==> flow/design.v <==
`timescale 1us / 1ps
module ARTAU(
    input radar_echo,
    input scan_for_target,
    input [31:0] jet_speed,
    input [31:0] max_safe_distance,
    input RST,
    input CLK,
    output reg radar_pulse_trigger,
    output reg [31:0] distance_to_target,
    output reg threat_detected,
    output reg [1:0] ARTAU_state
);
reg [31:0] distance1;   
reg [31:0] distance2;   
reg [11:0] elapsed_time;   
reg have_prev;          
parameter c0 = 300000000;   
parameter radar_pulse_duration = 300;   
parameter max_listen_time = 2000;   
parameter assess_timeout = 3000;   
wire [40:0] echo_product = c0 * elapsed_time;
wire [40:0] echo_distance = echo_product / 2000;
wire [11:0] elapsed_ms = elapsed_time / 1000;
wire [44:0] predicted_distance = distance2 + jet_speed * elapsed_ms;
always @(posedge CLK or posedge RST) begin
    if (RST) begin
        ARTAU_state <= 2'b00;   
        radar_pulse_trigger <= 0;
        distance_to_target <= 0;
        threat_detected <= 0;
        distance1 <= 0;
        elapsed_time <= 0;
        have_prev <= 0;
    end else begin
        case (ARTAU_state)
            2'b00:   
                if (scan_for_target) begin
                    radar_pulse_trigger <= 1;
                    ARTAU_state <= 2'b01;   
                end
            2'b01:   
                if (elapsed_time < radar_pulse_duration) begin
                    radar_pulse_trigger <= 1;
                    elapsed_time <= elapsed_time + 100;   
                end else begin
                    radar_pulse_trigger <= 0;
                    elapsed_time <= 0;
                    ARTAU_state <= 2'b10;   
                end
            2'b10:   
                if (elapsed_time < max_listen_time) begin
                    if (radar_echo) begin
                        distance1 <= distance2;
                        distance2 <= echo_distance[31:0];
                        elapsed_time <= 0;
                        if (have_prev) begin
                            ARTAU_state <= 2'b11;   
                        end else begin
                            have_prev <= 1;
                            radar_pulse_trigger <= 1;
                            ARTAU_state <= 2'b01;   
                        end
                    end else begin
                        elapsed_time <= elapsed_time + 100;
                    end
                end else begin
                    ARTAU_state <= 2'b00;
                    radar_pulse_trigger <= 0;
                    distance_to_target <= 0;
                    threat_detected <= 0;
                    elapsed_time <= 0;
                    have_prev <= 0;
                end
            2'b11:   
                if (elapsed_time < assess_timeout) begin
                    distance_to_target <= distance2;
                    threat_detected <= (predicted_distance < distance1) && distance2 < max_safe_distance;
                    if (scan_for_target) begin
                        radar_pulse_trigger <= 1;
                        elapsed_time <= 0;
                        ARTAU_state <= 2'b01;   
                    end else begin
                        elapsed_time <= elapsed_time + 100;
                    end
                end else begin
                    ARTAU_state <= 2'b00;
                    radar_pulse_trigger <= 0;
                    distance_to_target <= 0;
                    threat_detected <= 0;
                    elapsed_time <= 0;
                    have_prev <= 0;
                end
        endcase
    end
end
endmodule
module ECSU(
    input CLK,
    input RST,
    input thunderstorm,
    input [5:0] wind,
    input [1:0] visibility,
    input signed [7:0] temperature,
    output reg severe_weather,
    output reg emergency_landing_alert,
    output reg [1:0] ECSU_state
);
    parameter ALL_CLEAR = 2'b00;
    parameter CAUTION = 2'b01;
    parameter HIGH_ALERT = 2'b10;
    parameter EMERGENCY = 2'b11;
    reg [1:0] current_state, next_state;
    always @(posedge CLK or posedge RST) begin
        if (RST) begin
            current_state <= ALL_CLEAR;
        end else begin
            current_state <= next_state;
        end
    end
    always @(*) begin
        severe_weather = (current_state == HIGH_ALERT) || (current_state == EMERGENCY);
        emergency_landing_alert = (current_state == EMERGENCY);
        ECSU_state = current_state;
    end
    always @(*) begin
        next_state = current_state;
        case (current_state)
            ALL_CLEAR: begin
                if (wind >= 11 && wind <= 15)  
                    next_state = CAUTION;
                else if (visibility == 2'b01)  
                    next_state = CAUTION;
                else if (thunderstorm || wind > 15 || temperature > 35 || temperature < -35 || visibility == 2'b11) begin
                    next_state = HIGH_ALERT;
                end
            end
            CAUTION: begin
                if (wind <= 10 && visibility == 2'b00)  
                    next_state = ALL_CLEAR;
                else if (thunderstorm || wind > 15 || temperature > 35 || temperature < -35 || visibility == 2'b11) begin
                    next_state = HIGH_ALERT;
                end
            end
            HIGH_ALERT: begin
                if (temperature < -40 || temperature > 40 || wind > 20) begin
                    next_state = EMERGENCY;
                end else if (!thunderstorm && wind <= 10 && temperature >= -35 && temperature <= 35 && visibility != 2'b11) begin
                    next_state = CAUTION;
                end
            end
            EMERGENCY: begin
            end
        endcase
    end
endmodule
`timescale 1us / 1ps
module ICMS(
    input CLK,
    input RST,
    input radar_echo,
    input scan_for_target,
    input [31:0] jet_speed,
    input [31:0] max_safe_distance,
    input [5:0] wind,
    input thunderstorm,
    input [1:0] visibility,
    input signed [7:0] temperature,
    output radar_pulse_trigger,
    output [31:0] distance_to_target,
    output safe_to_engage,
    output threat_detected,
    output emergency_landing_alert,
    output [1:0] ECSU_state,  
    output [1:0] ARTAU_state
);
   wire severe_weather;
   ARTAU artau_inst (
       .radar_echo(radar_echo),
       .scan_for_target(scan_for_target),
       .jet_speed(jet_speed),
       .max_safe_distance(max_safe_distance),
       .RST(RST),
       .CLK(CLK),
       .radar_pulse_trigger(radar_pulse_trigger),
       .distance_to_target(distance_to_target),
       .threat_detected(threat_detected),
       .ARTAU_state(ARTAU_state)
   );
   ECSU ecsu_inst (
       .CLK(CLK),
       .RST(RST),
       .thunderstorm(thunderstorm),
       .wind(wind),
       .visibility(visibility),
       .temperature(temperature),
       .severe_weather(severe_weather),
       .emergency_landing_alert(emergency_landing_alert),
       .ECSU_state(ECSU_state)
   );
   assign safe_to_engage = (threat_detected) && (!severe_weather);
endmodule
### Reports on ICMS

The steps from the RTL of ICMS to its reports follow in flow order.
Line numbers count from 1 in the design file above.
Operators carry their Yosys type and port widths (W data, S select, Z words).
Library cell names are shortened.
Not given: n/a

| set-up | value |
|---|---|
| design top | ICMS |
| clock input | CLK |
| library | sky130hd |
| timing corner | tt_025C_1v80 |

### Elaborated design

Yosys after proc, flatten, opt, wreduce and memory -nomap, before mapping. Memory bits, and registers merged into a memory's read port (data or address), are not among the register bits. Print and check cells are not counted. Equal cells are merged and count once.

| bit counts | value |
|---|---|
| bits in registers | 115 |

| cells by class | value |
|---|---|
| add/subtract/negate cells | 2 |
| $mul | 2 |
| divide/modulo/power cells | 2 |
| order comparisons | 16 |
| equality and inequality tests | 15 |
| muxes and demuxes | 37 |
| bitwise logic cells | 2 |
| reductions and logical operators | 30 |

Operator list:

| operator | number |
|---|---|
| $mul A32 B12 Y44 | 1 |
| $div A41 B11 Y41 const B | 1 |
| $mul A21 B12 Y33 const A | 1 |
| $div A12 B10 Y32 const B | 1 |
| $pmux W32 S2 | 1 |
| $mux W32 | 2 |
| $mux W12 | 5 |
| $add A32 B45 Y45 | 1 |
| $lt A45 B32 Y1 | 1 |
| $pmux W12 S3 | 1 |
| $lt A32 B32 Y1 | 1 |
| $mux W2 | 12 |
| $gt A8 B7 Y1 const B | 2 |
| $lt A8 B7 Y1 const B | 2 |
| $lt A12 B11 Y1 const B | 1 |
| $lt A12 B12 Y1 const B | 1 |
| $add A12 B7 Y12 const B | 1 |
| $lt A12 B9 Y1 const B | 1 |
| $reduce_and A3 Y1 | 4 |
| $le A6 B4 Y1 const B | 2 |
| $mux W1 | 11 |
| $eq A2 B2 Y1 const B | 5 |
| $logic_and A1 B1 Y1 | 8 |
| $ne A2 B2 Y1 const B | 4 |
| $ge A8 B7 Y1 const B | 1 |
| $le A8 B7 Y1 const B | 1 |
| $pmux W2 S4 | 1 |
| $logic_or A1 B1 Y1 | 7 |

Other operator kinds: 17; their cells: 26.

### Longest topological paths

Longest topological path by Yosys (ltp), each cell counted once; first at word level (registers and memories cut), then after technology mapping (sequential cells cut; the memories' decode and read muxes count).

| depth | value |
|---|---|
| depth in word-level cells | 9 |
| ABC_AREA | 0 |
| mapped depth | 119 |
| mapped depth without buffers | 103 |

### After synthesis

Yosys stat after the flow's synthesis: flattened, memories mapped to cells. It holds for the ABC_AREA given above (unset counts as 0); a run with the other value may have another netlist.
Totals and module areas in this step are rounded.

| synthesis totals | value |
|---|---|
| cells in the netlist | 3088 |
| synthesis area | 24700 µm² |
| sequential part of the area | 2910 µm² |
| mapped flip-flops | 110 |
| buffer cells | 106 |

Cells by type:

| cell type | number |
|---|---|
| ha_1 | 313 |
| dfrtp_1 | 79 |
| fa_1 | 77 |
| nand2_1 | 303 |
| a21oi_1 | 227 |
| inv_1 | 272 |
| xnor2_1 | 110 |
| edfxtp_1 | 31 |
| nor2_1 | 166 |
| o21ai_0 | 115 |
| mux2_2 | 45 |
| xor2_1 | 52 |
| o21bai_1 | 58 |
| o211ai_1 | 50 |
| nor3_1 | 70 |
| mux2i_1 | 33 |
| a22o_1 | 36 |
| nand3_1 | 60 |

Other cell types: 131; their cells: 991.
The figures by module come from a second, unflattened synthesis with its own total; it is not the netlist above.

| second synthesis, totals | value |
|---|---|
| cells (unflattened synthesis) | 3135 |
| area (unflattened synthesis) | 25200 µm² |

Each row is one instance without its submodules.

Modules:

| module | instances | cells | area (µm²) |
|---|---|---|---|
| ARTAU | 1 | 3080 | 24800 |
| ECSU | 1 | 54 | 414 |
| ICMS | 1 | 1 | 13.8 |

### Path before layout

Source: OpenSTA report_checks on the synthesized netlist (no wires, ideal clock, input and output delay 20% of the period each), path of least setup slack; recovery checks are left aside. Register names are those of the netlist, which keeps one name where synthesis merged equal registers.

| timing path post-synthesis | value |
|---|---|
| path kind | register -> register |
| from | register artau_inst.elapsed_time[3] |
| to | register artau_inst.distance2[0] |
| period | 30.0 ns |
| arrival time | 26.620 ns |
| required time | 29.730 ns |
| setup slack | 3.110 ns |
| path delay | 26.890 ns |
| driving pins on the path | 105 |
| path buffers | 9 |
| synthesis period reached | 26.89 ns |

"path delay" = arrival - input delay + setup time.
"driving pins on the path": output pins that drive a net of the path, with the launching flip-flop's if there is one; two outputs of one cell count as two.
"synthesis period reached" is the clock period less the worst setup slack; recovery checks do not enter. This is arithmetic on one report: input and output delays are still those of the set period (20% each).
The rows between start and end are the longest chain of elaborated cells between them; the timing report does not say that the signal goes this way. Where chains are equally long, one stands for them.
Each line given opens the expression or statement behind the cell; cells for indexed reads and writes are added by Yosys, which also makes memories of some case tables.
A register here has more assigning lines than the two given.
Ways into the end's enable are left out, as the timed path ends at the data pin.

| on the way, post-synthesis | value |
|---|---|
| path through | dfrtp_1 -> fa_1 -> ha_1 -> fa_1 -> inv_1 -> fa_1 -> fa_1 -> inv_1 -> ha_1 -> a21oi_1 -> o21ai_0 -> or4_1 -> mux2_2 -> and2_1 -> buf_2 -> or4_4 -> o211ai_2 -> mux2i_1 -> (+69 left out) -> nand2_1 -> nor4_1 -> o311ai_4 -> and2_1 -> clkbuf_1 -> xnor2_1 -> ha_1 -> inv_1 -> nor4_4 -> a31oi_2 -> inv_1 -> ha_1 -> nor3b_1 -> nor4bb_1 -> a21oi_1 -> o221a_2 -> o22ai_1 -> nand4_1 |
| cells in the longest elaborated chain | 2 |
| elaborated cells on any way between the ends | 2 |
| those cells by class | 1 x mul; 1 x div |

RTL lines, path post-synthesis:

| item | line | source |
|---|---|---|
| start, declared | 16 | `reg [11:0] elapsed_time;` |
| start, assigned | 45 | `elapsed_time <= elapsed_time + 100;` |
| start, assigned | 65 | `elapsed_time <= elapsed_time + 100;` |
| $mul A21 B12 Y33 | 22 |  |
| $div A41 B11 Y41 | 23 |  |
| end, assigned | 55 | `distance2 <= echo_distance[31:0];` |
| end, declared | 15 | `reg [31:0] distance2;` |

### Worst path after layout

From the final timing report of entry A: the path of least setup slack in the routed layout; clock arrival at registers is part of the times.

| timing path after layout | value |
|---|---|
| path kind | register -> register |
| from | register artau_inst.elapsed_time[10] |
| to | register artau_inst.distance2[0] |
| period | 29.0 ns |
| arrival time | 27.86 ns |
| required time | 29.13 ns |
| setup slack | 1.27 ns |
| driving pins on the path | 100 |
| path buffers | 6 |

The rows between start and end are the longest chain of elaborated cells between them; the timing report does not say that the signal goes this way. Where chains are equally long, one stands for them.
A register here has more assigning lines than the two given.
Ways into the end's enable are left out, as the timed path ends at the data pin.

| on the way, after layout | value |
|---|---|
| path through | dfrtp_2 -> buf_4 -> fa_1 -> xor2_1 -> ha_1 -> inv_1 -> fa_1 -> inv_1 -> fa_1 -> ha_1 -> ha_1 -> a21oi_2 -> o21ai_1 -> or4_1 -> mux2_2 -> and2_1 -> or4_4 -> o211ai_2 -> (+64 left out) -> buf_4 -> inv_1 -> ha_1 -> nand2b_1 -> or3_1 -> nor3_1 -> a211oi_1 -> xnor2_1 -> buf_4 -> nand3_1 -> a211o_1 -> a222oi_1 -> nand3_2 -> buf_4 -> mux2_1 -> nand4_1 -> a22oi_1 -> nand4_1 |
| cells in the longest elaborated chain | 2 |
| elaborated cells on any way between the ends | 2 |
| those cells by class | 1 x mul; 1 x div |

RTL lines, path after layout:

| item | line | source |
|---|---|---|
| start, declared | 16 | `reg [11:0] elapsed_time;` |
| start, assigned | 45 | `elapsed_time <= elapsed_time + 100;` |
| start, assigned | 65 | `elapsed_time <= elapsed_time + 100;` |
| $mul A21 B12 Y33 | 22 |  |
| $div A41 B11 Y41 | 23 |  |
| end, assigned | 55 | `distance2 <= echo_distance[31:0];` |
| end, declared | 15 | `reg [31:0] distance2;` |

Ticket comment

Measured results for ICMS: 5 stored runs of the Yosys and OpenROAD flow on sky130hd. The settings differ; the order carries no meaning. The constraints put input and output delay at 20% of the set period each and load the outputs with 0.01 pF.
Measured values are rounded.
Settings: n/a = not set for that run.

| run | CORE_UTILIZATION | period_ns | CAP_MARGIN | CORE_MARGIN | SLEW_MARGIN | SETUP_SLACK_MARGIN | CELL_PAD_IN_SITES_GLOBAL_PLACEMENT | CTS_CLUSTER_SIZE | TNS_END_PERCENT | ABC_AREA | CTS_CLUSTER_DIAMETER | MAX_ROUTING_LAYER | MIN_ROUTING_LAYER | PLACE_DENSITY_LB_ADDON | CORE_ASPECT_RATIO | GPL_ROUTABILITY_DRIVEN | HOLD_SLACK_MARGIN | netlist area reported by Yosys (µm²) | worst hold slack (ns) | area of the die (µm²) | standard-cell area after layout (µm²) | worst setup slack after layout (ns) | total negative slack on setup checks (ns) |
|---|---|---|---|---|---|---|---|---|---|---|---|---|---|---|---|---|---|---|---|---|---|---|---|
| entry A | 40 | 29.0 | 20 | 2 | 20 | n/a | n/a | n/a | n/a | n/a | n/a | n/a | n/a | n/a | n/a | n/a | n/a | 24700 | 0.506 | 63800 | 28700 | 1.27 | 0.000 |
| entry B | 40 | 29.0 | 20 | 2 | 20 | 1.25 | n/a | n/a | n/a | n/a | n/a | n/a | n/a | n/a | n/a | n/a | n/a | 24700 | 0.506 | 63800 | 29900 | 2.06 | 0.000 |
| entry C | 40 | 30.0 | 20 | 2 | 20 | n/a | 2 | 12 | 85 | n/a | n/a | n/a | n/a | n/a | n/a | n/a | n/a | 24700 | 0.501 | 63800 | 28300 | 1.36 | 0.000 |
| entry D | 17 | 28.4 | 20 | 2 | 20 | 1.67 | n/a | n/a | n/a | 0 | 220 | met4 | met1 | 0.17 | n/a | n/a | n/a | 24700 | 0.492 | 148000 | 33600 | 2.44 | 0.000 |
| entry E | 40 | 30.0 | 20 | 2 | 20 | 4.19 | 3 | n/a | n/a | n/a | 171 | n/a | n/a | n/a | 1.54 | 0 | -0.05 | 24700 | 0.490 | 63800 | 32000 | 3.72 | 0.000 |
